==> flow/design.v <==
module pointwise_weight_regs #(
    parameter DATA_W   = 8,
    parameter CIN      = 32,
    parameter COUT     = 64,
    parameter PAR_CIN  = 8,
    parameter PAR_COUT = 8
)(
    input  wire clk,
    input  wire reset,
    input  wire                         wr_en,
    input  wire [$clog2(COUT*CIN)-1:0]  wr_addr,
    input  wire signed [DATA_W-1:0]     wr_data,
    input  wire [$clog2((COUT+PAR_COUT-1)/PAR_COUT)-1:0] cout_blk_idx,
    input  wire [$clog2((CIN +PAR_CIN -1)/PAR_CIN )-1:0] cin_blk_idx,
    output reg  signed [PAR_COUT*PAR_CIN*DATA_W-1:0] weight_vec
);
    localparam NUM_CIN_BLKS  = (CIN  + PAR_CIN  - 1) / PAR_CIN;
    localparam NUM_COUT_BLKS = (COUT + PAR_COUT - 1) / PAR_COUT;
    localparam BLOCK_W       = PAR_COUT * PAR_CIN * DATA_W;
    localparam TOTAL_BLOCKS  = NUM_CIN_BLKS * NUM_COUT_BLKS;
    localparam TOTAL_WEIGHTS = COUT * CIN;
    (* ram_style = "block" *)
    reg signed [BLOCK_W-1:0] weight_mem [0:TOTAL_BLOCKS-1];
    wire [$clog2(COUT)-1:0] wr_cout;
    wire [$clog2(CIN)-1:0]  wr_cin;
    assign wr_cout = wr_addr / CIN;
    assign wr_cin  = wr_addr % CIN;
    wire [$clog2(NUM_COUT_BLKS)-1:0] wr_cout_blk;
    wire [$clog2(NUM_CIN_BLKS)-1:0]  wr_cin_blk;
    assign wr_cout_blk = wr_cout / PAR_COUT;
    assign wr_cin_blk  = wr_cin  / PAR_CIN;
    wire [$clog2(TOTAL_BLOCKS)-1:0] blk_idx;
    assign blk_idx = wr_cout_blk * NUM_CIN_BLKS + wr_cin_blk;
    wire [$clog2(PAR_COUT)-1:0] off_cout;
    wire [$clog2(PAR_CIN)-1:0]  off_cin;
    assign off_cout = wr_cout % PAR_COUT;
    assign off_cin  = wr_cin  % PAR_CIN;
    wire [$clog2(PAR_COUT*PAR_CIN)-1:0] elem_idx;
    assign elem_idx = off_cout * PAR_CIN + off_cin;
    wire [$clog2(BLOCK_W)-1:0] bit_idx;
    assign bit_idx = elem_idx * DATA_W;
    always @(posedge clk) begin
        if (wr_en && (wr_addr < TOTAL_WEIGHTS)) begin
            weight_mem[blk_idx][bit_idx +: DATA_W] <= wr_data;
        end
    end
    always @(posedge clk) begin
        weight_vec <=
            weight_mem[cout_blk_idx * NUM_CIN_BLKS + cin_blk_idx];
    end
endmodule
module pointwise_mac_datapath #(
    parameter DATA_W   = 8,
    parameter ACC_W    = 64,
    parameter PAR_CIN  = 8,    
    parameter PAR_COUT = 8
)(
    input  wire                               clk,
    input  wire                               reset,
    input  wire                               acc_clear,
    input  wire                               acc_enable,
    input  wire signed [PAR_CIN*DATA_W-1:0]   feature_vec,
    input  wire signed [PAR_COUT*PAR_CIN*DATA_W-1:0] weight_vec,
    output wire signed [PAR_COUT*ACC_W-1:0]   acc_out
);
    initial begin
        if (PAR_CIN & (PAR_CIN - 1))
            $error("PAR_CIN must be power of 2.");
    end
    localparam PROD_W   = 2 * DATA_W;
    localparam TREE_LVL = $clog2(PAR_CIN);
    localparam SUM_W    = PROD_W + TREE_LVL;
    localparam LATENCY  = 2 + TREE_LVL;  
    integer g, i;
    reg signed [PAR_CIN*DATA_W-1:0]            feature_vec_r;
    reg signed [PAR_COUT*PAR_CIN*DATA_W-1:0]   weight_vec_r;
    always @(posedge clk) begin
        feature_vec_r <= feature_vec;
        weight_vec_r  <= weight_vec;
    end
    (* use_dsp = "yes" *)
    reg signed [PROD_W-1:0] mult [0:PAR_COUT-1][0:PAR_CIN-1];
    always @(posedge clk) begin
        for (g = 0; g < PAR_COUT; g = g + 1) begin
            for (i = 0; i < PAR_CIN; i = i + 1) begin
                mult[g][i] <=
                    $signed(feature_vec_r[i*DATA_W +: DATA_W]) *
                    $signed(weight_vec_r[(g*PAR_CIN+i)*DATA_W +: DATA_W]);
            end
        end
    end
    reg signed [SUM_W-1:0] tree_lvl 
        [0:PAR_COUT-1][0:TREE_LVL-1][0:PAR_CIN/2-1];
    always @(posedge clk) begin
        for (g = 0; g < PAR_COUT; g = g + 1) begin
            for (i = 0; i < PAR_CIN/2; i = i + 1) begin
                tree_lvl[g][0][i] <=
                    {{(SUM_W-PROD_W){mult[g][2*i][PROD_W-1]}}, mult[g][2*i]} +
                    {{(SUM_W-PROD_W){mult[g][2*i+1][PROD_W-1]}}, mult[g][2*i+1]};
            end
        end
    end
    genvar lvl;
    generate
        for (lvl = 1; lvl < TREE_LVL; lvl = lvl + 1) begin : TREE_GEN
            integer idx;
            always @(posedge clk) begin
                for (g = 0; g < PAR_COUT; g = g + 1) begin
                    for (idx = 0; idx < (PAR_CIN >> (lvl+1)); idx = idx + 1) begin
                        tree_lvl[g][lvl][idx] <=
                            tree_lvl[g][lvl-1][2*idx] +
                            tree_lvl[g][lvl-1][2*idx+1];
                    end
                end
            end
        end
    endgenerate
    wire signed [SUM_W-1:0] cycle_sum [0:PAR_COUT-1];
    genvar gi;
    generate
        for (gi = 0; gi < PAR_COUT; gi = gi + 1) begin : SUM_OUT
            assign cycle_sum[gi] = tree_lvl[gi][TREE_LVL-1][0];
        end
    endgenerate
    reg [LATENCY-1:0] acc_enable_pipe;
    reg [LATENCY-1:0] acc_clear_pipe;
    always @(posedge clk) begin
        if (reset) begin
            acc_enable_pipe <= 0;
            acc_clear_pipe  <= 0;
        end
        else begin
            acc_enable_pipe <= {acc_enable_pipe[LATENCY-2:0], acc_enable};
            acc_clear_pipe  <= {acc_clear_pipe[LATENCY-2:0],  acc_clear};
        end
    end
    wire acc_enable_aligned = acc_enable_pipe[LATENCY-1];
    wire acc_clear_aligned  = acc_clear_pipe[LATENCY-1];
    (* use_dsp = "yes" *)
    reg signed [ACC_W-1:0] acc_reg [0:PAR_COUT-1];
    always @(posedge clk) begin
        if (reset) begin
            for (g = 0; g < PAR_COUT; g = g + 1)
                acc_reg[g] <= 0;
        end
        else if (acc_clear_aligned) begin
            for (g = 0; g < PAR_COUT; g = g + 1)
                acc_reg[g] <= 0;
        end
        else if (acc_enable_aligned) begin
            for (g = 0; g < PAR_COUT; g = g + 1)
                acc_reg[g] <= acc_reg[g] + cycle_sum[g];
        end
    end
    generate
        for (gi = 0; gi < PAR_COUT; gi = gi + 1) begin : OUT_PACK
            assign acc_out[gi*ACC_W +: ACC_W] = acc_reg[gi];
        end
    endgenerate
endmodule
module pointwise_conv1x1_fsm_axis #(
    parameter DATA_W   = 8,
    parameter ACC_W    = 64,
    parameter CIN      = 32,
    parameter COUT     = 64,
    parameter PAR_CIN  = 8,
    parameter PAR_COUT = 8,
    parameter MAC_LATENCY = 5
)(
    input  wire clk,
    input  wire reset,
    input  wire s_axis_tvalid,
    output wire s_axis_tready,
    output wire m_axis_tvalid,
    input  wire m_axis_tready,
    input  wire signed [CIN*DATA_W-1:0] feature_vec,
    input  wire signed [PAR_COUT*ACC_W-1:0] acc_out,
    output reg  acc_clear,
    output reg  acc_enable,
    output reg signed [COUT*DATA_W-1:0] out_vec,
    output reg signed [CIN*DATA_W-1:0] feature_reg,
    output reg [$clog2((CIN+PAR_CIN-1)/PAR_CIN)-1:0]   cin_blk_idx,
    output reg [$clog2((COUT+PAR_COUT-1)/PAR_COUT)-1:0] cout_blk_idx,
    output reg o_intr
);
    localparam NUM_CIN_ITER  = (CIN  + PAR_CIN  - 1) / PAR_CIN;
    localparam NUM_COUT_ITER = (COUT + PAR_COUT - 1) / PAR_COUT;
    localparam IDLE      = 3'd0,
               LOAD      = 3'd1,
               ACCUM     = 3'd2,
               WAIT_PIPE = 3'd3,
               STORE     = 3'd4,
               DONE      = 3'd5;
    reg [2:0] state, next_state;
    reg [$clog2(NUM_CIN_ITER)-1:0]  cin_cnt;
    reg [$clog2(NUM_COUT_ITER)-1:0] cout_cnt;
    reg [$clog2(MAC_LATENCY)-1:0]   pipe_cnt;
    always @(posedge clk)
        if (reset)
            state <= IDLE;
        else
            state <= next_state;
    always @(*) begin
        next_state = state;
        case (state)
            IDLE:
                if (s_axis_tvalid)
                    next_state = LOAD;
            LOAD:
                next_state = ACCUM;
            ACCUM:
                if (cin_cnt == NUM_CIN_ITER-1)
                    next_state = WAIT_PIPE;
            WAIT_PIPE:
                if (pipe_cnt == MAC_LATENCY-1)
                    next_state = STORE;
            STORE:
                if (cout_cnt == NUM_COUT_ITER-1)
                    next_state = DONE;
                else
                    next_state = LOAD;
            DONE:
                if (m_axis_tready)
                    next_state = IDLE;
        endcase
    end
    function automatic signed [DATA_W-1:0] saturate;
        input signed [ACC_W-1:0] val;
        begin
            if (val > 127)
                saturate = 127;
            else if (val < -128)
                saturate = -128;
            else
                saturate = val[DATA_W-1:0];
        end
    endfunction
    integer g;
    always @(posedge clk) begin
        if (reset) begin
            cin_cnt      <= 0;
            cout_cnt     <= 0;
            pipe_cnt     <= 0;
            cin_blk_idx  <= 0;
            cout_blk_idx <= 0;
            acc_enable   <= 0;
            acc_clear    <= 0;
            out_vec      <= 0;
            feature_reg  <= 0;
            o_intr       <= 0;
        end
        else begin
            acc_enable <= 0;
            acc_clear  <= 0;
            o_intr     <= 0;
            if (state == ACCUM && next_state == WAIT_PIPE)
                pipe_cnt <= 0;
            else if (state == WAIT_PIPE)
                pipe_cnt <= pipe_cnt + 1;
            case (state)
                IDLE:
                begin
                    cin_cnt  <= 0;
                    cout_cnt <= 0;
                    if (s_axis_tvalid)
                        feature_reg <= feature_vec;   
                end
                LOAD:
                begin
                    cin_cnt      <= 0;
                    cin_blk_idx  <= 0;
                    cout_blk_idx <= cout_cnt;
                    acc_clear    <= 1;
                end
                ACCUM:
                begin
                    acc_enable  <= 1;
                    cin_blk_idx <= cin_cnt + 1;
                    if (cin_cnt != NUM_CIN_ITER-1)
                        cin_cnt <= cin_cnt + 1;
                end
                WAIT_PIPE:
                begin
                end
                STORE:
                begin
                    for (g = 0; g < PAR_COUT; g = g + 1)
                        if ((cout_cnt*PAR_COUT + g) < COUT)
                            out_vec[(cout_cnt*PAR_COUT + g)*DATA_W +: DATA_W]
                                <= saturate(acc_out[g*ACC_W +: ACC_W]);
                    if (cout_cnt != NUM_COUT_ITER-1)
                        cout_cnt <= cout_cnt + 1;
                end
                DONE:
                begin
                    o_intr <= 1;
                end
            endcase
        end
    end
    assign s_axis_tready = (state == IDLE);
    assign m_axis_tvalid = (state == DONE);
endmodule
module pointwise_layer_stream #(
    parameter DATA_W   = 8,
    parameter ACC_W    = 64,
    parameter CIN      = 16,
    parameter COUT     = 16,
    parameter PAR_CIN       = 8,
    parameter PAR_COUT       = 4
)(
    input  wire clk,
    input  wire reset,
    input  wire [CIN*DATA_W-1:0]  s_axis_tdata,
    input  wire                   s_axis_tvalid,
    output wire                   s_axis_tready,
    output wire [COUT*DATA_W-1:0] m_axis_tdata,
    output wire                   m_axis_tvalid,
    input  wire                   m_axis_tready,
    input  wire                         pw_wr_en,
    input  wire [$clog2(COUT*CIN)-1:0]  pw_wr_addr,
    input  wire signed [DATA_W-1:0]     pw_wr_data,
    output wire o_intr
);
    localparam NUM_CIN_ITER  = (CIN  + PAR_CIN  - 1) / PAR_CIN;
    localparam NUM_COUT_ITER = (COUT + PAR_COUT - 1) / PAR_COUT;
    localparam MAC_LATENCY = 3 + $clog2(PAR_CIN);
    wire                                  acc_clear;
    wire                                  acc_enable;
    wire signed [PAR_COUT*ACC_W-1:0]      acc_out;
    wire signed [CIN*DATA_W-1:0]          feature_full_reg;
    wire signed [PAR_CIN*DATA_W-1:0]      feature_slice;
    wire signed [PAR_COUT*PAR_CIN*DATA_W-1:0] weight_vec_block;
    wire [$clog2(NUM_CIN_ITER)-1:0]       cin_blk_idx;
    wire [$clog2(NUM_COUT_ITER)-1:0]      cout_blk_idx;
    wire signed [COUT*DATA_W-1:0]         fsm_out_vec;
    wire                                  fsm_m_axis_tvalid;
    pointwise_conv1x1_fsm_axis #(
        .DATA_W       (DATA_W),
        .ACC_W        (ACC_W),
        .CIN          (CIN),
        .COUT         (COUT),
        .PAR_CIN      (PAR_CIN),
        .PAR_COUT     (PAR_COUT),
        .MAC_LATENCY  (MAC_LATENCY)
    ) FSM (
        .clk            (clk),
        .reset          (reset),
        .s_axis_tvalid  (s_axis_tvalid),
        .s_axis_tready  (s_axis_tready),
        .m_axis_tvalid  (fsm_m_axis_tvalid),
        .m_axis_tready  (m_axis_tready),
        .feature_vec    (s_axis_tdata),       
        .acc_out        (acc_out),
        .acc_clear      (acc_clear),
        .acc_enable     (acc_enable),
        .out_vec        (fsm_out_vec),
        .feature_reg    (feature_full_reg),   
        .cin_blk_idx    (cin_blk_idx),
        .cout_blk_idx   (cout_blk_idx),
        .o_intr         (o_intr)
    );
    reg signed [PAR_CIN*DATA_W-1:0] feature_slice_r;
    always @(posedge clk)
        feature_slice_r <=
            feature_full_reg[
                cin_blk_idx * PAR_CIN * DATA_W +: PAR_CIN * DATA_W
            ];
    assign feature_slice = feature_slice_r;
    pointwise_weight_regs #(
        .DATA_W   (DATA_W),
        .CIN      (CIN),
        .COUT     (COUT),
        .PAR_CIN  (PAR_CIN),
        .PAR_COUT (PAR_COUT)
    ) PW_WREGS (
        .clk          (clk),
        .reset        (reset),
        .wr_en        (pw_wr_en),
        .wr_addr      (pw_wr_addr),
        .wr_data      (pw_wr_data),
        .cin_blk_idx  (cin_blk_idx),
        .cout_blk_idx (cout_blk_idx),
        .weight_vec   (weight_vec_block)
    );
    pointwise_mac_datapath #(
        .DATA_W   (DATA_W),
        .ACC_W    (ACC_W),
        .PAR_CIN  (PAR_CIN),
        .PAR_COUT (PAR_COUT)
    ) MAC_DP (
        .clk         (clk),
        .reset       (reset),
        .acc_clear   (acc_clear),
        .acc_enable  (acc_enable),
        .feature_vec (feature_slice),    
        .weight_vec  (weight_vec_block),
        .acc_out     (acc_out)
    );
    assign m_axis_tdata  = fsm_out_vec;
    assign m_axis_tvalid = fsm_m_axis_tvalid;
endmodule
; Step by step through the tools: pointwise_layer_stream
; The steps from the RTL of pointwise_layer_stream to its reports follow in flow order.
; Line numbers count from 1 in the design file above.
; Operators carry their Yosys type and port widths (W data, S select, Z words).
; Cell names lack the library's common part.
; A cell with n/a has no value.
[inputs]
top_module = pointwise_layer_stream
clk_port = clk
lib = sky130hd
corner = tt_025C_1v80

; After elaboration
; Source: Yosys, flattened and elaborated. Widths are those after wreduce. Registers that Yosys merges into a memory's read port (data or address) are not register bits. Print and check cells do not count. Equal cells are merged and count once.
; Yosys's memory passes give these memory sizes; they may raise the number of words (mostly to a power of two), join words into wider ones and drop unused or constant bits.
[classes]
n_cmp = 13
multipliers = 32
add_sub_neg = 45
n_reduce_logical = 11
logic = 12
muxes = 47
equal = 10
shift = 11
[op_table]
columns = cell, count
row1 = $mul A8 B8 Y16, 32
row2 = $mux W128, 10
row3 = $and A128 B128 Y128, 4
row4 = $or A128 B128 Y128, 4
row5 = $not A128 Y128, 4
row6 = $shift A8 B33 Y128, 4
row7 = $shift A8 B33 Y128 const A, 4
row8 = $mux W256, 2
row9 = $add A16 B16 Y17, 16
row10 = $add A64 B19 Y64, 4
row11 = $gt A64 B8 Y1 const B, 4
row12 = $lt A64 B8 Y1 const B, 4
row13 = $shl A8 B8 Y256, 1
row14 = $shl A8 B8 Y256 const A, 1
row15 = $add A19 B19 Y19, 12
row16 = $mux W8, 20
row17 = $shiftx A128 B8 Y64, 1
row18 = $neg A32 Y33, 3
row19 = $lt A32 B5 Y1 const B, 3
row20 = $neg A7 Y33, 1
row21 = $pmux W3 S6, 1
row22 = $mux W3, 6
row23 = $add A4 B2 Y5 const B, 2
row24 = $eq A3 B2 Y1 const B, 3
row25 = $eq A3 B3 Y1 const B, 3
row26 = $lt A8 B9 Y1 const B, 1
row27 = $reduce_bool A2 Y1, 3
row28 = $reduce_or A2 Y1, 3
; Other operator kinds: 18; their cells: 25.
[word_totals]
inputBits = 149
word_cells = 262
clocked_rd_ports_x_width = 256
mem_bits_rw = 2048
register_bits = 1965
mem_count = 1
[mem_list]
columns = memory, size, word_bits, read_ports, write_ports, line
row1 = PW_WREGS.weight_mem, 8, 256, 1, 1, 23  ; reg signed [BLOCK_W-1:0] weight_mem [0:TOTAL_BLOCKS-1];

; Longest topological paths
; Yosys ltp: most cells in a row. Word level: on the elaborated netlist, between registers, memories and ports. Mapped: between sequential cells and ports; inverters and the memories' decode and read muxes count.
[logic_depth]
word_depth = 24
ABC_AREA = 0
depth_mapped = 22
mapped_depth_nobuf = 21

; Mapped cells and area
; The flow's flattened synthesis, as Yosys stat reports it; memories are mapped. The netlist is that of the ABC_AREA named above (0 if unset); the other value can give another one.
[by_type]
columns = type, count, area_total_um2
row1 = edfxtp_1, 2048, 6.15E+04
row2 = dfxtp_1, 2195, 4.39E+04
row3 = fa_1, 1792, 3.59E+04
row4 = ha_1, 1650, 20644.8
row5 = mux4_2, 512, 1.15E+04
row6 = inv_1, 3046, 1.14E+04
row7 = and2_1, 1320, 8257.92
row8 = xnor2_1, 846, 7.41E+03
row9 = a21oi_1, 1186, 5.94E+03
row10 = nand2_1, 1348, 5.06E+03
row11 = nor2_1, 1330, 4.99E+03
row12 = mux2_2, 344, 3.87E+03
row13 = o21ai_0, 585, 2.93E+03
row14 = clkbuf_1, 579, 2.17E+03
row15 = a21o_1, 288, 2.16E+03
row16 = xor2_1, 228, 2E+03
row17 = o21bai_1, 218, 1636.57
row18 = nor2b_1, 238, 1.49E+03
; Not listed: further types 80, cells in them 1552.
[mapped]
seqArea_um2 = 105441.1
cell_count = 21305
flip_flops = 4243
synth_area_um2 = 243489.8
; The figures by module come from a second, unflattened synthesis with its own total; it is not the netlist above.
[unflattened]
hier_cells = 21061
hier_area_um2 = 244293.0
; Each row is one instance without its submodules.
[by_module]
columns = mod, seq_area_um2, area_um2, n_inst, n_cells
row1 = pointwise_mac_datapath, 31830.5, 145492.0, 1, 15698
row2 = pointwise_weight_regs, 66623.9, 85921.2, 1, 4063
row3 = pointwise_conv1x1_fsm_axis, 5545.3, 10521.3, 1, 1165
row4 = pointwise_layer_stream, 1281.2, 2358.5, 1, 135

; Path before layout
; Source: OpenSTA report_checks on the synthesized netlist (no wires, ideal clock, input and output delay 20% of the period each), path of least setup slack; recovery checks are left aside. Register names are those of the netlist, which keeps one name where synthesis merged equal registers.
[synth_timing]
path_kind = register -> register
start = reg MAC_DP.feature_vec_r[57]
end = reg MAC_DP.mult
arrival_ns = 4.421
required_ns = 9.928
stages = 20
period_ns = 10.0
n_path_buf = 1
path_delay_ns = 4.493
setup_slack_ns = 5.507
setup_time_ns = 0.072
t_first_pin_ns = 0.000
synth_period_reached_ns = 4.493
; "path_delay_ns" is the arrival time less input delay plus setup time.
; "stages" counts driving pins, that of a launching flip-flop among them; a cell with two outputs on the path counts twice.
; "synth_period_reached_ns" is the clock period less the worst setup slack; recovery checks do not enter. This is arithmetic on one report: input and output delays are still those of the set period (20% each).
; An end named without its bit number is one bit of that signal or, where synthesis recoded a state register, one of its new flip-flops.
; Between the ends stands the longest chain of elaborated cells between them, by number of cells; it is not shown to be the way that was timed. Of several equally long chains one is given.
; A line is the first line of the expression or statement that the cell stems from. Yosys adds cells for indexed reads and writes and turns some case tables into memories.
[synth_between]
cell_sequence = dfxtp_1 -> clkbuf_1 -> nand2_1 -> fa_1 -> fa_1 -> inv_1 -> fa_1 -> inv_1 -> fa_1 -> inv_1 -> ha_1 -> inv_1 -> o21bai_1 -> a21o_1 -> a21o_1 -> a21oi_1 -> o21bai_1 -> a21o_1 -> a21oi_1 -> xnor2_1
elab_chain_len = 1
cells_between = 1
[synth_rtl]
columns = item, line
row1 = "start, declared", 75  ; reg signed [PAR_CIN*DATA_W-1:0]            feature_vec_r;
row2 = "start, assigned", 78  ; feature_vec_r <= feature_vec;
row3 = $mul A8 B8 Y16, 87  ; $signed(feature_vec_r[i*DATA_W +: DATA_W]) *
row4 = "end, assigned", 86  ; mult[g][i] <=
row5 = "end, declared", 82  ; reg signed [PROD_W-1:0] mult [0:PAR_COUT-1][0:PAR_CIN-1];

; Path in the finished layout
; Path of least setup slack in the final report of record 2 (OpenROAD, finished layout, wires in). Where an end is a register, its clock arrival counts in the times.
[layout_timing]
path_kind = register -> register
start = reg MAC_DP.feature_vec_r[60]
end = reg MAC_DP.mult
setup_slack_ns = -0.89
stages = 21
period_ns = 3.82
n_path_buf = 2
arrival_ns = 5.61
setup_time_ns = 0.08
t_first_pin_ns = 1.00
required_ns = 4.72
; An end named without its bit number is one bit of that signal or, where synthesis recoded a state register, one of its new flip-flops.
; Between the ends stands the longest chain of elaborated cells between them, by number of cells; it is not shown to be the way that was timed. Of several equally long chains one is given.
[layout_between]
cell_sequence = dfxtp_4 -> clkbuf_16 -> buf_8 -> and2_4 -> fa_1 -> inv_2 -> fa_1 -> inv_1 -> fa_1 -> inv_2 -> fa_1 -> inv_2 -> ha_4 -> inv_4 -> o21bai_4 -> a21oi_4 -> o21bai_1 -> a21oi_2 -> o21bai_1 -> a21oi_2 -> xnor2_2
elab_chain_len = 1
cells_between = 1
[layout_rtl]
columns = item, line
row1 = "start, declared", 75  ; reg signed [PAR_CIN*DATA_W-1:0]            feature_vec_r;
row2 = "start, assigned", 78  ; feature_vec_r <= feature_vec;
row3 = $mul A8 B8 Y16, 87  ; $signed(feature_vec_r[i*DATA_W +: DATA_W]) *
row4 = "end, assigned", 86  ; mult[g][i] <=
row5 = "end, declared", 82  ; reg signed [PROD_W-1:0] mult [0:PAR_COUT-1][0:PAR_CIN-1];

; Below are 5 stored runs of the flow (Yosys, OpenROAD; platform sky130hd) on pointwise_layer_stream, each with its settings and what was measured, unordered. Constraints: input delay and output delay 20% of the set period each, output load 0.01 pF.
; "achieved_clock_period_ns" means the clock period less the worst setup slack. The figure is calculated, with input and output delays left at 20% of the set period.
; "worstPathTime_ns" means the part of the period allowed to the worst setup path (the constraints hold back 20% at inputs and 20% at outputs) less its slack; where the path has registers, the arrival times of their clocks count too.
; "total_power_mw" rests on the timing tool's default activity at the inputs, not on a simulated workload.

[record 1: settings]
ABC_AREA = 1
CELL_PAD_IN_SITES_DETAIL_PLACEMENT = 0
CELL_PAD_IN_SITES_GLOBAL_PLACEMENT = 3
CORE_ASPECT_RATIO = 0.8
CORE_MARGIN = 2
CORE_UTILIZATION = 65
CTS_CLUSTER_DIAMETER = 346
CTS_CLUSTER_SIZE = 41
GPL_ROUTABILITY_DRIVEN = 0
GPL_TIMING_DRIVEN = 0
HOLD_SLACK_MARGIN = -0.01
PLACE_DENSITY_LB_ADDON = 0.09
SETUP_SLACK_MARGIN = 2.1
TNS_END_PERCENT = 85
period_ns = 9.41
CAP_MARGIN = 20
SLEW_MARGIN = 20
[record 1: results]
outcome = no results, placement failed with FLW-0024

[record 2: settings]
ABC_AREA = 0
CELL_PAD_IN_SITES_DETAIL_PLACEMENT = 0
CELL_PAD_IN_SITES_GLOBAL_PLACEMENT = 1
CORE_ASPECT_RATIO = 0.8
CORE_MARGIN = 2
CORE_UTILIZATION = 59
CTS_CLUSTER_DIAMETER = 345
CTS_CLUSTER_SIZE = 70
GPL_ROUTABILITY_DRIVEN = 0
GPL_TIMING_DRIVEN = 0
MAX_ROUTING_LAYER = met5
PLACE_DENSITY_LB_ADDON = 0.09
TNS_END_PERCENT = 85
period_ns = 3.82
CAP_MARGIN = 20
SLEW_MARGIN = 20
[record 2: results]
synth_chip_area_um2 = 243489.8
worstPathTime_ns = 4.71
timing.worst_path_kind = register -> register
worst_setup_slack_ns = -0.890
achieved_clock_period_ns = 4.710
layout_utilization_pct = 65.7
timing.setup.tns_ns = -111.952
post_route_stdcell_area_um2 = 269486.0
total_power_mw = 161.272
timing.hold.ws_ns = 0.273
final_die_area_um2 = 417881.0

[record 3: settings]
ABC_AREA = 0
CELL_PAD_IN_SITES_DETAIL_PLACEMENT = 0
CELL_PAD_IN_SITES_GLOBAL_PLACEMENT = 2
CORE_ASPECT_RATIO = 0.8
CORE_MARGIN = 2
CORE_UTILIZATION = 65
CTS_CLUSTER_DIAMETER = 346
CTS_CLUSTER_SIZE = 41
GPL_ROUTABILITY_DRIVEN = 0
GPL_TIMING_DRIVEN = 0
HOLD_SLACK_MARGIN = -0.01
PLACE_DENSITY_LB_ADDON = 0.09
TNS_END_PERCENT = 85
period_ns = 9.41
CAP_MARGIN = 20
SLEW_MARGIN = 20
[record 3: results]
outcome = no results, placement failed with FLW-0024

[record 4: settings]
ABC_AREA = 0
CELL_PAD_IN_SITES_DETAIL_PLACEMENT = 0
CELL_PAD_IN_SITES_GLOBAL_PLACEMENT = 1
CORE_ASPECT_RATIO = 0.8
CORE_MARGIN = 2
CORE_UTILIZATION = 65
CTS_CLUSTER_DIAMETER = 345
CTS_CLUSTER_SIZE = 89
GPL_ROUTABILITY_DRIVEN = 0
GPL_TIMING_DRIVEN = 0
HOLD_SLACK_MARGIN = -0.01
MAX_ROUTING_LAYER = met5
PLACE_DENSITY_LB_ADDON = 0.09
TNS_END_PERCENT = 85
period_ns = 3.82
CAP_MARGIN = 20
SLEW_MARGIN = 20
[record 4: results]
total_power_mw = 157.593
final_die_area_um2 = 379541.0
timing.setup.tns_ns = -322.373
synth_chip_area_um2 = 243489.8
post_route_stdcell_area_um2 = 265496.0
worst_setup_slack_ns = -1.021
layout_utilization_pct = 71.4
timing.hold.ws_ns = 0.232
achieved_clock_period_ns = 4.841
worstPathTime_ns = 4.84
timing.worst_path_kind = register -> register

[record 5: settings]
CORE_UTILIZATION = 45
CTS_CLUSTER_DIAMETER = 211
CTS_CLUSTER_SIZE = 38
GPL_ROUTABILITY_DRIVEN = 0
SETUP_SLACK_MARGIN = 2.44
period_ns = 10.0
CAP_MARGIN = 20
CORE_MARGIN = 2
SLEW_MARGIN = 20
[record 5: results]
post_route_stdcell_area_um2 = 258000.0
timing.setup.tns_ns = 0.000
achieved_clock_period_ns = 5.224
worstPathTime_ns = 3.22
timing.worst_path_kind = input -> register
total_power_mw = 57.114
synth_chip_area_um2 = 243489.8
worst_setup_slack_ns = 4.776
timing.hold.ws_ns = 0.306
layout_utilization_pct = 47.8
final_die_area_um2 = 546986.0
